==> flow/design.v <==
module NCO #(N = 32)(
  input clk,                  
  input rst,                  
  input [N-1:0] ctrl,         
  output reg [15:0] sin_out   
);
reg [N-1:0] phase;
always @(posedge clk) begin
  if (rst)
    phase <= {N{1'b0}};
  else
    phase <= phase + ctrl;
end
reg [5:0] sin_lut_sel;
reg [15:0] sin_lut_val;
always @(*) begin
  sin_lut_sel <= phase[N-2] ? ~(phase[N-3:N-8]-1'b1) : phase[N-3:N-8];
  if (phase[N-2] & ~|phase[N-3:N-8]) begin
    sin_out <= phase[N-1] ? 16'b10000000_00000001 : 16'b01111111_11111111;
  end else begin
    sin_out <= phase[N-1] ? (~sin_lut_val+1'b1) : sin_lut_val;    
  end
  case(sin_lut_sel)
    6'h00 : sin_lut_val <= 16'h0000;
    6'h01 : sin_lut_val <= 16'h0324;
    6'h02 : sin_lut_val <= 16'h0648;
    6'h03 : sin_lut_val <= 16'h096A;
    6'h04 : sin_lut_val <= 16'h0C8C;
    6'h05 : sin_lut_val <= 16'h0FAB;
    6'h06 : sin_lut_val <= 16'h12C8;
    6'h07 : sin_lut_val <= 16'h15E2;
    6'h08 : sin_lut_val <= 16'h18F9;
    6'h09 : sin_lut_val <= 16'h1C0B;
    6'h0A : sin_lut_val <= 16'h1F1A;
    6'h0B : sin_lut_val <= 16'h2223;
    6'h0C : sin_lut_val <= 16'h2528;
    6'h0D : sin_lut_val <= 16'h2826;
    6'h0E : sin_lut_val <= 16'h2B1F;
    6'h0F : sin_lut_val <= 16'h2E11;
    6'h10 : sin_lut_val <= 16'h30FB;
    6'h11 : sin_lut_val <= 16'h33DF;
    6'h12 : sin_lut_val <= 16'h36BA;
    6'h13 : sin_lut_val <= 16'h398C;
    6'h14 : sin_lut_val <= 16'h3C56;
    6'h15 : sin_lut_val <= 16'h3F17;
    6'h16 : sin_lut_val <= 16'h41CE;
    6'h17 : sin_lut_val <= 16'h447A;
    6'h18 : sin_lut_val <= 16'h471C;
    6'h19 : sin_lut_val <= 16'h49B4;
    6'h1A : sin_lut_val <= 16'h4C3F;
    6'h1B : sin_lut_val <= 16'h4EBF;
    6'h1C : sin_lut_val <= 16'h5133;
    6'h1D : sin_lut_val <= 16'h539B;
    6'h1E : sin_lut_val <= 16'h55F5;
    6'h1F : sin_lut_val <= 16'h5842;
    6'h20 : sin_lut_val <= 16'h5A82;
    6'h21 : sin_lut_val <= 16'h5CB3;
    6'h22 : sin_lut_val <= 16'h5ED7;
    6'h23 : sin_lut_val <= 16'h60EB;
    6'h24 : sin_lut_val <= 16'h62F1;
    6'h25 : sin_lut_val <= 16'h64E8;
    6'h26 : sin_lut_val <= 16'h66CF;
    6'h27 : sin_lut_val <= 16'h68A6;
    6'h28 : sin_lut_val <= 16'h6A6D;
    6'h29 : sin_lut_val <= 16'h6C23;
    6'h2A : sin_lut_val <= 16'h6DC9;
    6'h2B : sin_lut_val <= 16'h6F5E;
    6'h2C : sin_lut_val <= 16'h70E2;
    6'h2D : sin_lut_val <= 16'h7254;
    6'h2E : sin_lut_val <= 16'h73B5;
    6'h2F : sin_lut_val <= 16'h7504;
    6'h30 : sin_lut_val <= 16'h7641;
    6'h31 : sin_lut_val <= 16'h776B;
    6'h32 : sin_lut_val <= 16'h7884;
    6'h33 : sin_lut_val <= 16'h7989;
    6'h34 : sin_lut_val <= 16'h7A7C;
    6'h35 : sin_lut_val <= 16'h7B5C;
    6'h36 : sin_lut_val <= 16'h7C29;
    6'h37 : sin_lut_val <= 16'h7CE3;
    6'h38 : sin_lut_val <= 16'h7D89;
    6'h39 : sin_lut_val <= 16'h7E1D;
    6'h3A : sin_lut_val <= 16'h7E9C;
    6'h3B : sin_lut_val <= 16'h7F09;
    6'h3C : sin_lut_val <= 16'h7F61;
    6'h3D : sin_lut_val <= 16'h7FA6;
    6'h3E : sin_lut_val <= 16'h7FD8;
    6'h3F : sin_lut_val <= 16'h7FF5;
  endcase
end
endmodule
module Chirp #(N = 32)(
  input clk,
  input rst,
  input [7:0] delay,           
  input reverse,               
  input [N-1:0] min_ctrl,      
  input [N-1:0] max_ctrl,      
  input [N-1:0] inc_rate,      
  input [N-1:0] div_rate,      
  output reg nco_reset,        
  output reg [N-1:0] nco_ctrl  
);
wire [N-1:0] stt_ctrl;
wire [N-1:0] end_ctrl;
wire end_flag;
assign stt_ctrl = reverse ? max_ctrl : min_ctrl;
assign end_ctrl = reverse ? min_ctrl : max_ctrl;
assign end_flag = reverse ? (nco_ctrl <= end_ctrl) : (nco_ctrl >= end_ctrl);
reg [N-1:0] rate_count;
reg [7:0] delay_count;
always @(posedge clk) begin
  if (rst) begin
    rate_count <= {N{1'b0}};
    delay_count <= 4'b0;
    nco_reset <= 1'b1;
    nco_ctrl <= {N{1'b0}};
  end else begin
    if (end_flag) begin
      nco_ctrl <= stt_ctrl;
      rate_count <= rate_count + 1'b1;
    end else if (rate_count >= div_rate) begin
      nco_ctrl <= reverse ? nco_ctrl - inc_rate : nco_ctrl + inc_rate;
      rate_count <= {N{1'b0}};
    end else
      rate_count <= rate_count + 1'b1;
    if (end_flag) begin
      if (delay_count >= delay)
        delay_count <= 8'b0;
      else
        delay_count <= delay_count + 1'b1;
    end
    nco_reset <= |delay_count;
  end
end
endmodule
module WaveGenerator #(N = 32, M = 16)(
  input clk,
  input rst,
  input chirp_reverse,             
  input [7:0] chirp_delay,         
  input [N-1:0] chirp_min_ctrl,    
  input [N-1:0] chirp_max_ctrl,    
  input [N-1:0] chirp_inc_rate,    
  input [N-1:0] chirp_div_rate,    
  output reg [M-1:0] waveform     
);
reg nco_reset;
reg [N-1:0] nco_ctrl;
wire chirp_nco_reset;
wire [N-1:0] chirp_nco_ctrl;
wire [15:0] sin_out;
always @(posedge clk) begin
  nco_ctrl <= chirp_nco_ctrl;
  nco_reset <= chirp_nco_reset;
  waveform <= sin_out;
end
NCO #(.N(N)) NCO0 (
  .clk     ( clk       ),  
  .rst     ( nco_reset ),  
  .ctrl    ( nco_ctrl  ),  
  .sin_out ( sin_out   )  
);
Chirp #(.N(N)) Chirp0 (
  .clk       ( clk             ),  
  .rst       ( rst             ),  
  .delay     ( chirp_delay     ),  
  .reverse   ( chirp_reverse   ),  
  .min_ctrl  ( chirp_min_ctrl  ),  
  .max_ctrl  ( chirp_max_ctrl  ),  
  .inc_rate  ( chirp_inc_rate  ),  
  .div_rate  ( chirp_div_rate  ),  
  .nco_reset ( chirp_nco_reset ),  
  .nco_ctrl  ( chirp_nco_ctrl  )   
);
endmodule
---- From RTL to reports: WaveGenerator ----
Tool output for the design above, in the order of the flow.
Line numbers count from 1 in the design file above.
Not given: n/a
set-up
  top ..................................... WaveGenerator
  clock port .............................. clk
  library ................................. sky130hd
  library corner .......................... tt_025C_1v80

---- Elaborated design ----
Counts by Yosys on the flattened word-level netlist (proc, flatten, opt, wreduce; memories kept). Register bits leave out memories and registers merged into their read ports (data or address). Print and check cells are left out. Cells with the same type and inputs are merged into one.
Yosys's memory passes give these memory sizes; they may raise the number of words (mostly to a power of two), join words into wider ones and drop unused or constant bits.
operators by class
  add/subtract/negate cells ............... 7
  magnitude comparators ................... 4
  reductions and logical operators ........ 4
  bitwise gates (word level) .............. 3
  muxes and demuxes ....................... 13
operator list
  kind                                                                 number
  32-bit 2-to-1 mux                                                    7
  32-bit adder                                                         2
  32-bit >= comparator                                                 2
  16-bit 2-to-1 mux                                                    3
  32-bit by 1-bit adder with 32-bit output (second input constant)     1
  32-bit subtractor                                                    1
  32-bit <= comparator                                                 1
  16-bit by 1-bit adder with 16-bit output (second input constant)     1
  16-bit inverter                                                      1
  8-bit by 1-bit adder with 8-bit output (second input constant)       1
  8-bit >= comparator                                                  1
  8-bit OR reduction                                                   1
  8-bit 2-to-1 mux                                                     1
  6-bit by 1-bit subtractor with 6-bit output (second input constant)  1
  6-bit inverter                                                       1
  6-bit OR reduction                                                   1
  6-bit 2-to-1 mux                                                     1
  2-bit nonzero test                                                   1
  1-bit AND                                                            1
  1-bit logical NOT                                                    1
  1-bit 2-to-1 mux                                                     1
storage and ports
  bits in read-only memories .............. 960
  flip-flop bits (word level) ............. 154
  memory cells ............................ 1
  input bits .............................. 139
  cells after elaboration ................. 40
  output and inout port bits .............. 16
memories
  name              depth  width  read ports  wr ports  RTL line  source
  (name not given)  64     15     1           0         23        case(sin_lut_sel)

---- Logic depth ----
Longest topological path by Yosys (ltp), each cell counted once; first at word level (registers and memories cut), then after technology mapping (sequential cells cut; the memories' decode and read muxes count).
logic depth
  depth after elaboration ................. 4
  ABC_AREA ................................ 0
  mapped depth ............................ 21

---- Synthesis result ----
The flow's flattened synthesis, as Yosys stat reports it; memories are mapped. The netlist is that of the ABC_AREA named above (0 if unset); the other value can give another one.
mapped netlist
  flip-flops .............................. 154
  mapped area ............................. 0.0134567 mm2
  buffer cells ............................ 77
  cell count .............................. 1686
  area of sequential cells ................ 0.003083 mm2
cells by type
  type                       number
  sky130_fd_sc_hd__dfxtp_1   154
  sky130_fd_sc_hd__ha_1      155
  sky130_fd_sc_hd__mux2i_1   67
  sky130_fd_sc_hd__xnor2_1   76
  sky130_fd_sc_hd__nor2_1    163
  sky130_fd_sc_hd__a211oi_1  77
  sky130_fd_sc_hd__a21oi_1   109
  sky130_fd_sc_hd__nand2_1   116
  sky130_fd_sc_hd__xor2_1    40
  sky130_fd_sc_hd__o21ai_0   68
  sky130_fd_sc_hd__inv_1     90
  sky130_fd_sc_hd__a21o_1    44
  sky130_fd_sc_hd__nand3_1   51
  sky130_fd_sc_hd__nor2b_1   40
  sky130_fd_sc_hd__nor3_1    49
  sky130_fd_sc_hd__clkbuf_1  41
  sky130_fd_sc_hd__a31oi_1   24
  sky130_fd_sc_hd__and3_1    18
Not listed: further types 68, cells in them 304.
By module: a second synthesis without flattening, with its own total; a netlist apart from the flattened one above.
second synthesis, totals
  cells (unflattened synthesis) ........... 1742
  area total of the unflattened synthesis .. 0.0138758 mm2
Each row is one instance without its submodules.
by module
  module         times used  area (mm2)  cells  sequential area (mm2)
  Chirp #(N=32)  1           0.0078425   1001   0.0014614
  NCO #(N=32)    1           0.0050523   692    0.0006406
  WaveGenerator  1           0.0009809   49     0.0009809

---- Timing after synthesis ----
Path of least setup slack by OpenSTA after synthesis, without wires, with an ideal clock, recovery checks aside; 20% of the period is set as input and as output delay. Where synthesis merged equal registers, the netlist keeps one of their names.
timing post-synthesis
  kind .................................... in2reg
  start ................................... input port chirp_reverse
  end ..................................... register Chirp0.nco_ctrl[9]
  time at the first pin ................... 1.200 ns
  path delay .............................. 4.129 ns
  input delay ............................. 1.200 ns
  period .................................. 6.0 ns
  stages on the path ...................... 16
  path slack .............................. 0.672 ns
  buffers on the path ..................... 6
  arrival ................................. 5.243 ns
  required time ........................... 5.914 ns
  synthesis period reached ................ 5.328 ns
"path delay" is the arrival time less input delay plus setup time.
"stages on the path": output pins that drive a net of the path, with the launching flip-flop's if there is one; two outputs of one cell count as two.
"synthesis period reached" = period - worst setup slack (recovery checks aside). The figure is calculated, with input and output delays left at 20% of the set period.
Between the ends stands the longest chain of elaborated cells between them, by number of cells; it is not shown to be the way that was timed. Of several equally long chains one is given.
A line is the first line of the expression or statement that the cell stems from. Yosys adds cells for indexed reads and writes and turns some case tables into memories.
A register here has more assigning lines than the two given.
on the way, post-synthesis
  cells stage by stage .................... sky130_fd_sc_hd__clkbuf_1 > sky130_fd_sc_hd__clkbuf_1 > sky130_fd_sc_hd__buf_1 > sky130_fd_sc_hd__clkbuf_1 > sky130_fd_sc_hd__mux2i_1 > sky130_fd_sc_hd__ha_1 > sky130_fd_sc_hd__nor2b_1 > sky130_fd_sc_hd__o211ai_1 > sky130_fd_sc_hd__a21oi_1 > sky130_fd_sc_hd__o311a_1 > sky130_fd_sc_hd__or4_1 > sky130_fd_sc_hd__nand2_1 > sky130_fd_sc_hd__clkbuf_1 > sky130_fd_sc_hd__buf_1 > sky130_fd_sc_hd__a211oi_1 > sky130_fd_sc_hd__a211oi_1
  length of the longest elaborated chain .. 4
ends and longest elaborated chain, post-synthesis
  element               RTL line  source
  from (decl)           139       input chirp_reverse,
  32-bit 2-to-1 mux     107       assign end_ctrl = reverse ? min_ctrl : max_ctrl;
  32-bit >= comparator  108       assign end_flag = reverse ? (nco_ctrl <= end_ctrl) : (nco_ctrl >= end_ctrl);
  1-bit 2-to-1 mux      108
  32-bit 2-to-1 mux     118       if (end_flag) begin
  to (assign)           119       nco_ctrl <= stt_ctrl;
  to (assign)           122       nco_ctrl <= reverse ? nco_ctrl - inc_rate : nco_ctrl + inc_rate;
  to (decl)             101       output reg [N-1:0] nco_ctrl

---- Worst path after layout ----
Path of least setup slack in the final report of entry A (OpenROAD, finished layout, wires in). Where an end is a register, its clock arrival counts in the times.
timing after layout
  kind .................................... in2reg
  start ................................... input port chirp_inc_rate[9]
  end ..................................... register Chirp0.nco_ctrl[29]
  period .................................. 6.34 ns
  path slack .............................. 0.89 ns
  stages on the path ...................... 16
  required time ........................... 6.67 ns
  arrival ................................. 5.77 ns
  time at the first pin ................... 1.27 ns
  input delay ............................. 1.27 ns
  buffers on the path ..................... 1
Between the ends stands the longest chain of elaborated cells between them, by number of cells; it is not shown to be the way that was timed. Of several equally long chains one is given.
A register here has more assigning lines than the two given.
on the way, after layout
  cells stage by stage .................... sky130_fd_sc_hd__clkdlybuf4s50_1 > sky130_fd_sc_hd__or4_1 > sky130_fd_sc_hd__nor3_1 > sky130_fd_sc_hd__nand3_1 > sky130_fd_sc_hd__nor2_1 > sky130_fd_sc_hd__a31oi_1 > sky130_fd_sc_hd__xnor2_1 > sky130_fd_sc_hd__ha_1 > sky130_fd_sc_hd__a21o_1 > sky130_fd_sc_hd__a31o_2 > sky130_fd_sc_hd__a221oi_1 > sky130_fd_sc_hd__a31oi_1 > sky130_fd_sc_hd__or2_2 > sky130_fd_sc_hd__o311ai_0 > sky130_fd_sc_hd__mux2i_1 > sky130_fd_sc_hd__o211a_1
  length of the longest elaborated chain .. 4
ends and longest elaborated chain, after layout
  element            RTL line  source
  from (decl)        143       input [N-1:0] chirp_inc_rate,
  32-bit adder       122       nco_ctrl <= reverse ? nco_ctrl - inc_rate : nco_ctrl + inc_rate;
  32-bit 2-to-1 mux  122
  32-bit 2-to-1 mux  121       end else if (rate_count >= div_rate) begin
  32-bit 2-to-1 mux  118       if (end_flag) begin
  to (assign)        119       nco_ctrl <= stt_ctrl;
  to (assign)        122
  to (decl)          101       output reg [N-1:0] nco_ctrl

## Implementation results

Top module WaveGenerator; platform sky130hd; tools Yosys and OpenROAD; 6 stored runs in no particular order. Input and output delays are each 20% of the period that was set; the output load is 0.01 pF.
"clock period reached": clock period set for the run, less the worst setup slack. It is reckoned from that one timing run; input and output delays stay at 20% of the period that was set.
"time used up by the worst setup path": the worst setup path's part of the clock period (all of it between registers, 20% less for each end at a port) less its slack. A launch clock that arrives late makes it longer, a capture clock that arrives late makes it shorter.
"power" rests on the timing tool's default activity at the inputs, not on a simulated workload.

---- entry A ----
settings
  CELL_PAD_IN_SITES_GLOBAL_PLACEMENT = 0
  CORE_MARGIN = 6
  CORE_UTILIZATION = 45
  CTS_CLUSTER_DIAMETER = 117
  CTS_CLUSTER_SIZE = 32
  GPL_ROUTABILITY_DRIVEN = 1
  PLACE_DENSITY_LB_ADDON = 0.17
  SLEW_MARGIN = 35
  period_ns = 6.34
  CAP_MARGIN = 20
results
  time used up by the worst setup path .... 4.18 ns
  type of the worst setup path ............ in2reg
  post-layout utilization ................. 55.2%
  clock period reached .................... 5.447 ns
  area of the die ......................... 0.0341973 mm2
  power ................................... 0.004393 W
  Yosys chip area after synthesis ......... 0.0134567 mm2
  smallest setup slack .................... 0.893 ns

---- entry B ----
settings
  ABC_AREA = 1
  CELL_PAD_IN_SITES_DETAIL_PLACEMENT = 1
  CTS_CLUSTER_DIAMETER = 101
  SLEW_MARGIN = 15
  TNS_END_PERCENT = 95
  period_ns = 6.0
  CAP_MARGIN = 20
  CORE_MARGIN = 2
  CORE_UTILIZATION = 40
results
  time used up by the worst setup path .... 3.78 ns
  type of the worst setup path ............ in2reg
  post-layout utilization ................. 47.7%
  clock period reached .................... 4.979 ns
  area of the die ......................... 0.036397 mm2
  power ................................... 0.005888 W
  Yosys chip area after synthesis ......... 0.0139546 mm2
  smallest setup slack .................... 1.021 ns

---- entry C ----
settings
  ABC_AREA = 1
  CELL_PAD_IN_SITES_DETAIL_PLACEMENT = 1
  CORE_UTILIZATION = 28
  CTS_CLUSTER_DIAMETER = 283
  GPL_TIMING_DRIVEN = 1
  HOLD_SLACK_MARGIN = -0.07
  MAX_ROUTING_LAYER = met4
  MIN_ROUTING_LAYER = met2
  SETUP_SLACK_MARGIN = 0.37
  SLEW_MARGIN = 35
  TNS_END_PERCENT = 35
  period_ns = 3.37
  CAP_MARGIN = 20
  CORE_MARGIN = 2
results
  time used up by the worst setup path .... 3.18 ns
  type of the worst setup path ............ in2reg
  post-layout utilization ................. 43.7%
  clock period reached .................... 3.857 ns
  area of the die ......................... 0.0516403 mm2
  power ................................... 0.013791 W
  Yosys chip area after synthesis ......... 0.0139546 mm2
  smallest setup slack .................... -0.487 ns

---- entry D ----
settings
  ABC_AREA = 1
  CELL_PAD_IN_SITES_DETAIL_PLACEMENT = 1
  CORE_UTILIZATION = 37
  CTS_CLUSTER_DIAMETER = 159
  GPL_TIMING_DRIVEN = 0
  HOLD_SLACK_MARGIN = -0.07
  MIN_ROUTING_LAYER = met2
  SETUP_SLACK_MARGIN = 0.37
  SLEW_MARGIN = 35
  TNS_END_PERCENT = 35
  period_ns = 6.0
  CAP_MARGIN = 20
  CORE_MARGIN = 2
results
  time used up by the worst setup path .... 4.29 ns
  type of the worst setup path ............ in2reg
  post-layout utilization ................. 44.6%
  clock period reached .................... 5.494 ns
  area of the die ......................... 0.0392852 mm2
  power ................................... 0.006179 W
  Yosys chip area after synthesis ......... 0.0139546 mm2
  smallest setup slack .................... 0.506 ns

---- entry E ----
settings
  ABC_AREA = 0
  CAP_MARGIN = 15
  CELL_PAD_IN_SITES_DETAIL_PLACEMENT = 0
  CELL_PAD_IN_SITES_GLOBAL_PLACEMENT = 2
  CORE_MARGIN = 8
  CORE_UTILIZATION = 23
  CTS_CLUSTER_SIZE = 37
  HOLD_SLACK_MARGIN = 0.27
  MAX_ROUTING_LAYER = met4
  PLACE_DENSITY = 0.77
  SETUP_SLACK_MARGIN = 0.65
  SLEW_MARGIN = 5
  period_ns = 6.34
results
  time used up by the worst setup path .... 4.11 ns
  type of the worst setup path ............ in2reg
  post-layout utilization ................. 28.4%
  clock period reached .................... 5.381 ns
  area of the die ......................... 0.0665021 mm2
  power ................................... 0.004405 W
  Yosys chip area after synthesis ......... 0.0134567 mm2
  smallest setup slack .................... 0.959 ns

---- entry F ----
settings
  ABC_AREA = 1
  CELL_PAD_IN_SITES_DETAIL_PLACEMENT = 1
  CELL_PAD_IN_SITES_GLOBAL_PLACEMENT = 3
  CORE_ASPECT_RATIO = 1.02
  CORE_UTILIZATION = 40
  CTS_CLUSTER_DIAMETER = 365
  CTS_CLUSTER_SIZE = 12
  MAX_ROUTING_LAYER = met4
  MIN_ROUTING_LAYER = met2
  PLACE_DENSITY_LB_ADDON = 0.14
  SLEW_MARGIN = 0
  TNS_END_PERCENT = 15
  period_ns = 6.02
  CAP_MARGIN = 20
  CORE_MARGIN = 2
results
  unfinished; error FLW-0024 in placement
